==> flow/design.v <==
/*verilator lint_off UNUSEDSIGNAL*/
/*verilator lint_off MULTITOP*/
/*verilator lint_off WIDTH*//*verilator lint_off LATCH*/
module fadd_sub(
  input logic        clk_i,
  input logic [31:0] operand_a,
  input logic [31:0] operand_b,
  output logic[31:0] result_o
);
  logic [7:0]  a_exponent, b_exponent;             
  logic [7:0]  result_exponent;
  logic [23:0] a_mantissa, b_mantissa;             
  logic [24:0] result_mantissa;
  logic        a_sign, b_sign, result_sign;        
  logic [23:0] tmp_mantissa;
  logic [7:0]  in_e, out_e;
  logic [24:0] in_m, out_m;
  logic [7:0]  diff;
always_ff@(posedge(clk_i))
begin
  a_sign <= operand_a[31];
  b_sign <= operand_b[31];
  if(operand_a[30:23]==0)
    begin
      a_exponent <= (operand_a[22:0] != 0)? 8'b00000001 : 8'b00000000;
      a_mantissa <= {1'b0,operand_a[22:0]};
    end
  else
    begin
      a_exponent <= operand_a[30:23];
      a_mantissa <= {1'b1,operand_a[22:0]};
    end
  if(operand_b[30:23]==0)
    begin
      b_exponent <= (operand_b[22:0] != 0)? 8'b00000001 : 8'b00000000;
      b_mantissa <= {1'b0,operand_b[22:0]};
    end
  else
    begin
      b_exponent <= operand_b[30:23];
      b_mantissa <= {1'b1,operand_b[22:0]};
    end
end
always_comb
begin
  diff         = 8'd0;
  tmp_mantissa = 24'd0;
  if(a_exponent == b_exponent)
    begin
      result_exponent = a_exponent;
      if(a_sign == b_sign)                                                     
        begin
          result_sign           = a_sign;
          result_mantissa       = a_mantissa + b_mantissa;
        end
      else                                                                    
        begin
          if(a_mantissa > b_mantissa)
            begin
              result_sign     = a_sign;
              result_mantissa = a_mantissa - b_mantissa;
            end
          else
            begin
              result_sign     = b_sign;
              result_mantissa = b_mantissa - a_mantissa;
            end
        end
    end
  else                                                                               
    begin
      if(a_exponent > b_exponent)
        begin
          result_sign     = a_sign;
          result_exponent = a_exponent;
          diff            = a_exponent - b_exponent;
          tmp_mantissa    = b_mantissa >> diff;
          if(a_sign == b_sign)
            result_mantissa = a_mantissa + tmp_mantissa;
          else
            result_mantissa = a_mantissa - tmp_mantissa;
        end
      else
        begin
          result_sign      = b_sign;
          result_exponent  = b_exponent;
          diff             = b_exponent - a_exponent;
          tmp_mantissa     = a_mantissa >> diff;
          if(a_sign == b_sign)
            result_mantissa  = b_mantissa + tmp_mantissa;
          else
            result_mantissa  = b_mantissa - tmp_mantissa;
        end
    end
  if(result_mantissa[24]==1)
    begin
      result_exponent = result_exponent + 8'd1;
      result_mantissa = result_mantissa >> 1;
    end
  result_o = {result_sign, result_exponent, result_mantissa[22:0]};
end
endmodule
Hand-over note for fadd_sub

Reports on fadd_sub
Tool output for the design above before and after an edit, in the order of the flow.
"original" refers to lines of the RTL above, "edited" to lines of the edited file.
"difference": "edited" minus "original" as printed here. "rel. change": 100 x difference / "original".
Operators: Yosys type, input widths -> output width; for muxes data width and select width s.
Library cell names are shortened.
A cell with -- has no value.

set-up
  top module = fadd_sub
  clock port = clk_i
  cell library = sky130hd
  library corner = tt_025C_1v80

Diff
The edit as a unified diff against the file above.
The edited RTL no longer does the same as the RTL above: the edit was made by script, with no optimisation intended.

begin of diff
@@ -56,5 +56,5 @@
       else                                                                    
         begin
-          if(a_mantissa > b_mantissa)
+          if(a_mantissa == b_mantissa)
             begin
               result_sign     = a_sign;
end of diff

After elaboration
Counts by Yosys on the flattened word-level netlist (proc, flatten, opt, wreduce; memories kept). Register bits leave out memories and registers merged into their read ports (data or address); mux counts leave out enables and synchronous resets folded into registers. Print and check cells are left out. Cells with the same type and inputs are merged into one.

word-level totals
  item                     original  edited  difference  rel. change (%)
  register bits            66        66      0           0.00
  input bits               65        65      0           0.00
  output and inout bits    32        32      0           0.00
  cells after elaboration  46        46      0           0.00

cells by class
  item                              original  edited  difference  rel. change (%)
  $add $sub $neg                    10        10      0           0.00
  order comparisons                 2         1       -1          -50.00
  equal/unequal tests               2         3       +1          +50.00
  shift-type cells                  2         2       0           0.00
  muxes and demuxes                 20        20      0           0.00
  reductions and logical operators  4         4       0           0.00

operator list
  operator             original  edited  difference  rel. change (%)
  $gt 24x24->1         1         0       -1          -100.00
  $eq 24x24->1         0         1       +1          --
  $mux 1               6         6       0           0.00
  $mux 25              6         6       0           0.00
  $mux 8               5         5       0           0.00
  $sub 24x24->25       4         4       0           0.00
  $add 24x24->25       3         3       0           0.00
  $logic_not 8->1      2         2       0           0.00
  $mux 24              2         2       0           0.00
  $reduce_bool 23->1   2         2       0           0.00
  $shr 24x8->24        2         2       0           0.00
  $sub 8x8->8          2         2       0           0.00
  $add 8x1->8 const B  1         1       0           0.00
  $eq 1x1->1           1         1       0           0.00
  $eq 8x8->1           1         1       0           0.00
  $gt 8x8->1           1         1       0           0.00
  $mux 23              1         1       0           0.00

Longest topological paths
Yosys ltp: most cells in a row. Word level: on the elaborated netlist, between registers, memories and ports. Mapped: between sequential cells and ports; inverters and the memories' decode and read muxes count.

logic depth
  item                          original  edited  difference  rel. change (%)
  depth after elaboration       7         7       0           0.00
  ABC_AREA                      0         0       --          --
  mapped depth                  40        38      -2          -5.00
  mapped depth without buffers  34        33      -1          -2.94

Synthesis result
The flow's flattened synthesis, as Yosys stat reports it; memories are mapped. The netlist is that of the ABC_AREA named above (0 if unset); the other value can give another one.

cell types
  type      original  edited  difference  rel. change (%)
  xnor2_1   54        37      -17         -31.48
  nand3_1   38        23      -15         -39.47
  nand2_1   125       137     +12         +9.60
  nor2_1    112       124     +12         +10.71
  nand4_1   21        9       -12         -57.14
  inv_1     115       104     -11         -9.57
  nand2b_1  19        10      -9          -47.37
  nor3_1    37        29      -8          -21.62
  o21bai_1  22        14      -8          -36.36
  xor2_1    20        28      +8          +40.00
  o31ai_1   14        7       -7          -50.00
  clkbuf_1  57        63      +6          +10.53
  a21o_1    26        32      +6          +23.08
  nor2b_1   11        17      +6          +54.55
  or3_1     8         14      +6          +75.00
  o41ai_1   1         7       +6          +600.00
  o211ai_1  12        8       -4          -33.33
  mux2_2    7         3       -4          -57.14

Not every row of either side is listed.

synthesis totals
  item                            original  edited   difference  rel. change (%)
  cells in the netlist            1402      1360     -42         -3.00
  mapped area (µm²)               10412.5   10070.9  -341.6      -3.28
  area of sequential cells (µm²)  1321.3    1321.3   0.0         0.00
  mapped flip-flops               66        66       0           0.00
  buffers                         83        82       -1          -1.20

Worst setup path after synthesis
OpenSTA on the mapped netlist: ideal clock, no wires. The path of least setup slack (recovery checks aside). Input and output delay are each 20% of the period. Register names are those of the netlist, which keeps one name where synthesis merged equal registers.

timing post-synthesis
  item                                 original                  edited                    difference  rel. change (%)
  path kind                            flip-flop to output port  flip-flop to output port  --          --
  start point                          reg a_exponent[0]         reg a_exponent[0]         --          --
  end point                            out result_o[30]          out result_o[30]          --          --
  clock period (ps)                    12000                     12000                     0           0.00
  external output delay (ps)           2400                      2400                      0           0.00
  time at the first pin (ps)           0                         0                         0           --
  arrival (ps)                         7356                      7698                      +342        +4.65
  required time (ps)                   9600                      9600                      0           0.00
  path slack (ps)                      2244                      1902                      -342        --
  delay of the path (ps)               7356                      7698                      +342        +4.65
  stages on the path                   37                        36                        -1          -2.70
  buffers on the path                  2                         3                         +1          +50.00
  period reached after synthesis (ps)  9756                      10098                     +342        +3.51

"delay of the path" = arrival - input delay + setup time.
A path that ends at an output port has no setup time.
"stages on the path" counts driving pins, that of a launching flip-flop among them; a cell with two outputs on the path counts twice.
"period reached after synthesis" = period - worst setup slack (recovery checks aside). The figure is calculated, with input and output delays left at 20% of the set period.
The rows between start and end are the longest chain of elaborated cells between them; the timing report does not say that the signal goes this way. Where chains are equally long, one stands for them.
Each line given opens the expression or statement behind the cell; cells for indexed reads and writes are added by Yosys, which also makes memories of some case tables.

on the way, post-synthesis, original
  cell sequence = dfxtp_1 > inv_1 > ha_1 > fa_1 > nand3b_1 > a21oi_1 > o21a_4 > buf_8 > mux4_1 > mux2i_2 > mux2i_1 > a22oi_1 > o21ai_0 > inv_1 > ha_1 > inv_1 > or4_4 > nor3_4 > nand2_1 > or2_2 > a22oi_1 > o32ai_1 > ha_1 > a21o_1 > a21oi_1 > nor2_1 > a21oi_1 > o211a_1 > o31ai_1 > a21oi_1 > nand3_1 > o22ai_1 > o21bai_1 > nor3_1 > buf_4 > nor4_2 > xnor2_1
  cells in the longest elaborated chain = 7
  elaborated cells on any way between the ends = 18
  RTL lines with such cells = 14
  classes of those cells = 7 x add/sub; 1 x compare; 1 x eq/ne; 2 x shift; 7 x mux

RTL lines, path post-synthesis, original
  item                line  text
  start: declaration  10    logic [7:0]  a_exponent, b_exponent;
  start: assignment   25    a_exponent <= (operand_a[22:0] != 0)? 8'b00000001 : 8'b00000000;
  start: assignment   30    a_exponent <= operand_a[30:23];
  $sub 8x8->8         87    diff             = b_exponent - a_exponent;
  $shr 24x8->24       88    tmp_mantissa     = a_mantissa >> diff;
  $sub 24x24->25      92    result_mantissa  = b_mantissa - tmp_mantissa;
  $mux 25             89    if(a_sign == b_sign)
  $mux 25             72    if(a_exponent > b_exponent)
  $mux 25             48    if(a_exponent == b_exponent)
  $mux 8              95    if(result_mantissa[24]==1)
  end: declaration    8     output logic[31:0] result_o

on the way, post-synthesis, edited
  cell sequence = dfxtp_1 > inv_1 > ha_1 > fa_1 > and3b_1 > o21ai_1 > a21oi_2 > buf_6 > buf_6 > nand4b_1 > o311a_1 > nor2_1 > clkbuf_1 > nand2_1 > o22ai_1 > inv_1 > ha_1 > o2111ai_1 > inv_1 > a31oi_1 > xnor2_1 > ha_1 > o21a_1 > o21ai_0 > o21bai_1 > a21oi_1 > o21ai_0 > a21boi_0 > o41ai_1 > o311ai_0 > o31a_1 > o22ai_1 > xor2_4 > a21oi_4 > or4_1 > xor2_1
  cells in the longest elaborated chain = 7
  elaborated cells on any way between the ends = 18
  RTL lines with such cells = 14
  classes of those cells = 7 x add/sub; 1 x compare; 1 x eq/ne; 2 x shift; 7 x mux

RTL lines, path post-synthesis, edited
  item                line  text
  start: declaration  10    logic [7:0]  a_exponent, b_exponent;
  start: assignment   25    a_exponent <= (operand_a[22:0] != 0)? 8'b00000001 : 8'b00000000;
  start: assignment   30    a_exponent <= operand_a[30:23];
  $sub 8x8->8         87    diff             = b_exponent - a_exponent;
  $shr 24x8->24       88    tmp_mantissa     = a_mantissa >> diff;
  $sub 24x24->25      92    result_mantissa  = b_mantissa - tmp_mantissa;
  $mux 25             89    if(a_sign == b_sign)
  $mux 25             72    if(a_exponent > b_exponent)
  $mux 25             48    if(a_exponent == b_exponent)
  $mux 8              95    if(result_mantissa[24]==1)
  end: declaration    8     output logic[31:0] result_o

Worst path after layout
From the final timing report of the runs of set A: the path of least setup slack in the routed layout; clock arrival at registers is part of the times.
The report prints the path's times to 10 ps; the period is as set.

timing after layout
  item                        original                  edited                    difference  rel. change (%)
  path kind                   flip-flop to output port  flip-flop to output port  --          --
  start point                 reg a_exponent[0]         reg a_exponent[0]         --          --
  end point                   out result_o[2]           out result_o[21]          --          --
  clock period (ps)           11700                     11700                     0           0.00
  external output delay (ps)  2340                      2340                      0           0.00
  time at the first pin (ps)  340                       350                       +10         +2.94
  arrival (ps)                8980                      8790                      -190        -2.12
  required time (ps)          9360                      9360                      0           0.00
  path slack (ps)             380                       570                       +190        --
  stages on the path          34                        34                        0           0.00
  buffers on the path         6                         3                         -3          -50.00

The rows between start and end are the longest chain of elaborated cells between them; the timing report does not say that the signal goes this way. Where chains are equally long, one stands for them.

on the way, after layout, original
  cell sequence = dfxtp_1 > inv_1 > ha_1 > fa_1 > nand3b_1 > a21oi_4 > buf_4 > o21ai_2 > buf_4 > mux2i_1 > xor2_2 > buf_4 > mux2_2 > o22ai_1 > or4_1 > nand4_1 > or2_2 > o31ai_1 > xnor2_1 > ha_1 > and3_1 > o311a_1 > o31ai_1 > buf_4 > o211a_1 > o31ai_1 > a21oi_2 > nand3_1 > o22ai_1 > o21bai_2 > nor3_4 > buf_12 > mux2i_1 > clkdlybuf4s50_1
  cells in the longest elaborated chain = 7
  elaborated cells on any way between the ends = 15
  RTL lines with such cells = 13
  classes of those cells = 6 x add/sub; 1 x compare; 1 x eq/ne; 2 x shift; 5 x mux

RTL lines, path after layout, original
  item                line  text
  start: declaration  10    logic [7:0]  a_exponent, b_exponent;
  start: assignment   25    a_exponent <= (operand_a[22:0] != 0)? 8'b00000001 : 8'b00000000;
  start: assignment   30    a_exponent <= operand_a[30:23];
  $sub 8x8->8         87    diff             = b_exponent - a_exponent;
  $shr 24x8->24       88    tmp_mantissa     = a_mantissa >> diff;
  $sub 24x24->25      92    result_mantissa  = b_mantissa - tmp_mantissa;
  $mux 25             89    if(a_sign == b_sign)
  $mux 25             72    if(a_exponent > b_exponent)
  $mux 25             48    if(a_exponent == b_exponent)
  $mux 23             95    if(result_mantissa[24]==1)
  end: declaration    8     output logic[31:0] result_o

on the way, after layout, edited
  cell sequence = dfxtp_1 > inv_1 > ha_1 > fa_1 > and3b_1 > o21ai_1 > a21oi_4 > buf_12 > buf_6 > mux4_2 > mux2i_2 > mux2i_1 > mux2i_1 > o22ai_1 > inv_1 > ha_1 > o2111ai_1 > inv_2 > a31oi_1 > xnor2_1 > ha_1 > or3_1 > o41ai_1 > o211ai_1 > nor4_1 > o31ai_1 > a21oi_1 > o21ai_0 > xor2_1 > nand2_1 > o21ai_0 > nor2_1 > nor3_1 > clkdlybuf4s50_1
  cells in the longest elaborated chain = 7
  elaborated cells on any way between the ends = 15
  RTL lines with such cells = 13
  classes of those cells = 6 x add/sub; 1 x compare; 1 x eq/ne; 2 x shift; 5 x mux

RTL lines, path after layout, edited
  item                line  text
  start: declaration  10    logic [7:0]  a_exponent, b_exponent;
  start: assignment   25    a_exponent <= (operand_a[22:0] != 0)? 8'b00000001 : 8'b00000000;
  start: assignment   30    a_exponent <= operand_a[30:23];
  $sub 8x8->8         87    diff             = b_exponent - a_exponent;
  $shr 24x8->24       88    tmp_mantissa     = a_mantissa >> diff;
  $sub 24x24->25      92    result_mantissa  = b_mantissa - tmp_mantissa;
  $mux 25             89    if(a_sign == b_sign)
  $mux 25             72    if(a_exponent > b_exponent)
  $mux 25             48    if(a_exponent == b_exponent)
  $mux 23             95    if(result_mantissa[24]==1)
  end: declaration    8     output logic[31:0] result_o

Layout results
Runs of the flow (Yosys, OpenROAD) on both versions; the two runs of a pair have the same settings. The constraints put input and output delay at 20% of the set period each and load the outputs with 0.01 pF.

flow settings, set A
  CORE_UTILIZATION = 40
  period_ns = 11.7
  CAP_MARGIN = 20
  CORE_MARGIN = 2
  SLEW_MARGIN = 20

final reports, set A
  item                                 original  edited   difference  rel. change (%)
  synthesis area (µm²)                 10412.5   10070.9  -341.6      -3.28
  die footprint (µm²)                  27337.3   26463.2  -874.1      -3.20
  std-cell area (final layout) (µm²)   12122.9   11732.5  -390.4      -3.22
  post-layout utilization (%)          46.9      47.0     +0.1        --
  worst setup slack after layout (ps)  378       573      +195        --
  lowest hold slack (ps)               2433      2435     +2          --

flow settings, set B
  CAP_MARGIN = 15
  CORE_UTILIZATION = 47
  CTS_CLUSTER_SIZE = 62
  MAX_ROUTING_LAYER = met5
  PLACE_DENSITY = 0.73
  SETUP_SLACK_MARGIN = 2.38
  SLEW_MARGIN = 35
  TNS_END_PERCENT = 95
  period_ns = 14.7
  CORE_MARGIN = 2

final reports, set B
  item                                 original  edited   difference  rel. change (%)
  synthesis area (µm²)                 10412.5   10070.9  -341.6      -3.28
  die footprint (µm²)                  23360.1   22614.1  -746.0      -3.19
  std-cell area (final layout) (µm²)   12185.4   11732.5  -452.9      -3.72
  post-layout utilization (%)          56.0      55.8     -0.2        --
  worst setup slack after layout (ps)  2804      2813     +9          --
  lowest hold slack (ps)               3029      3029     0           --

End of note.
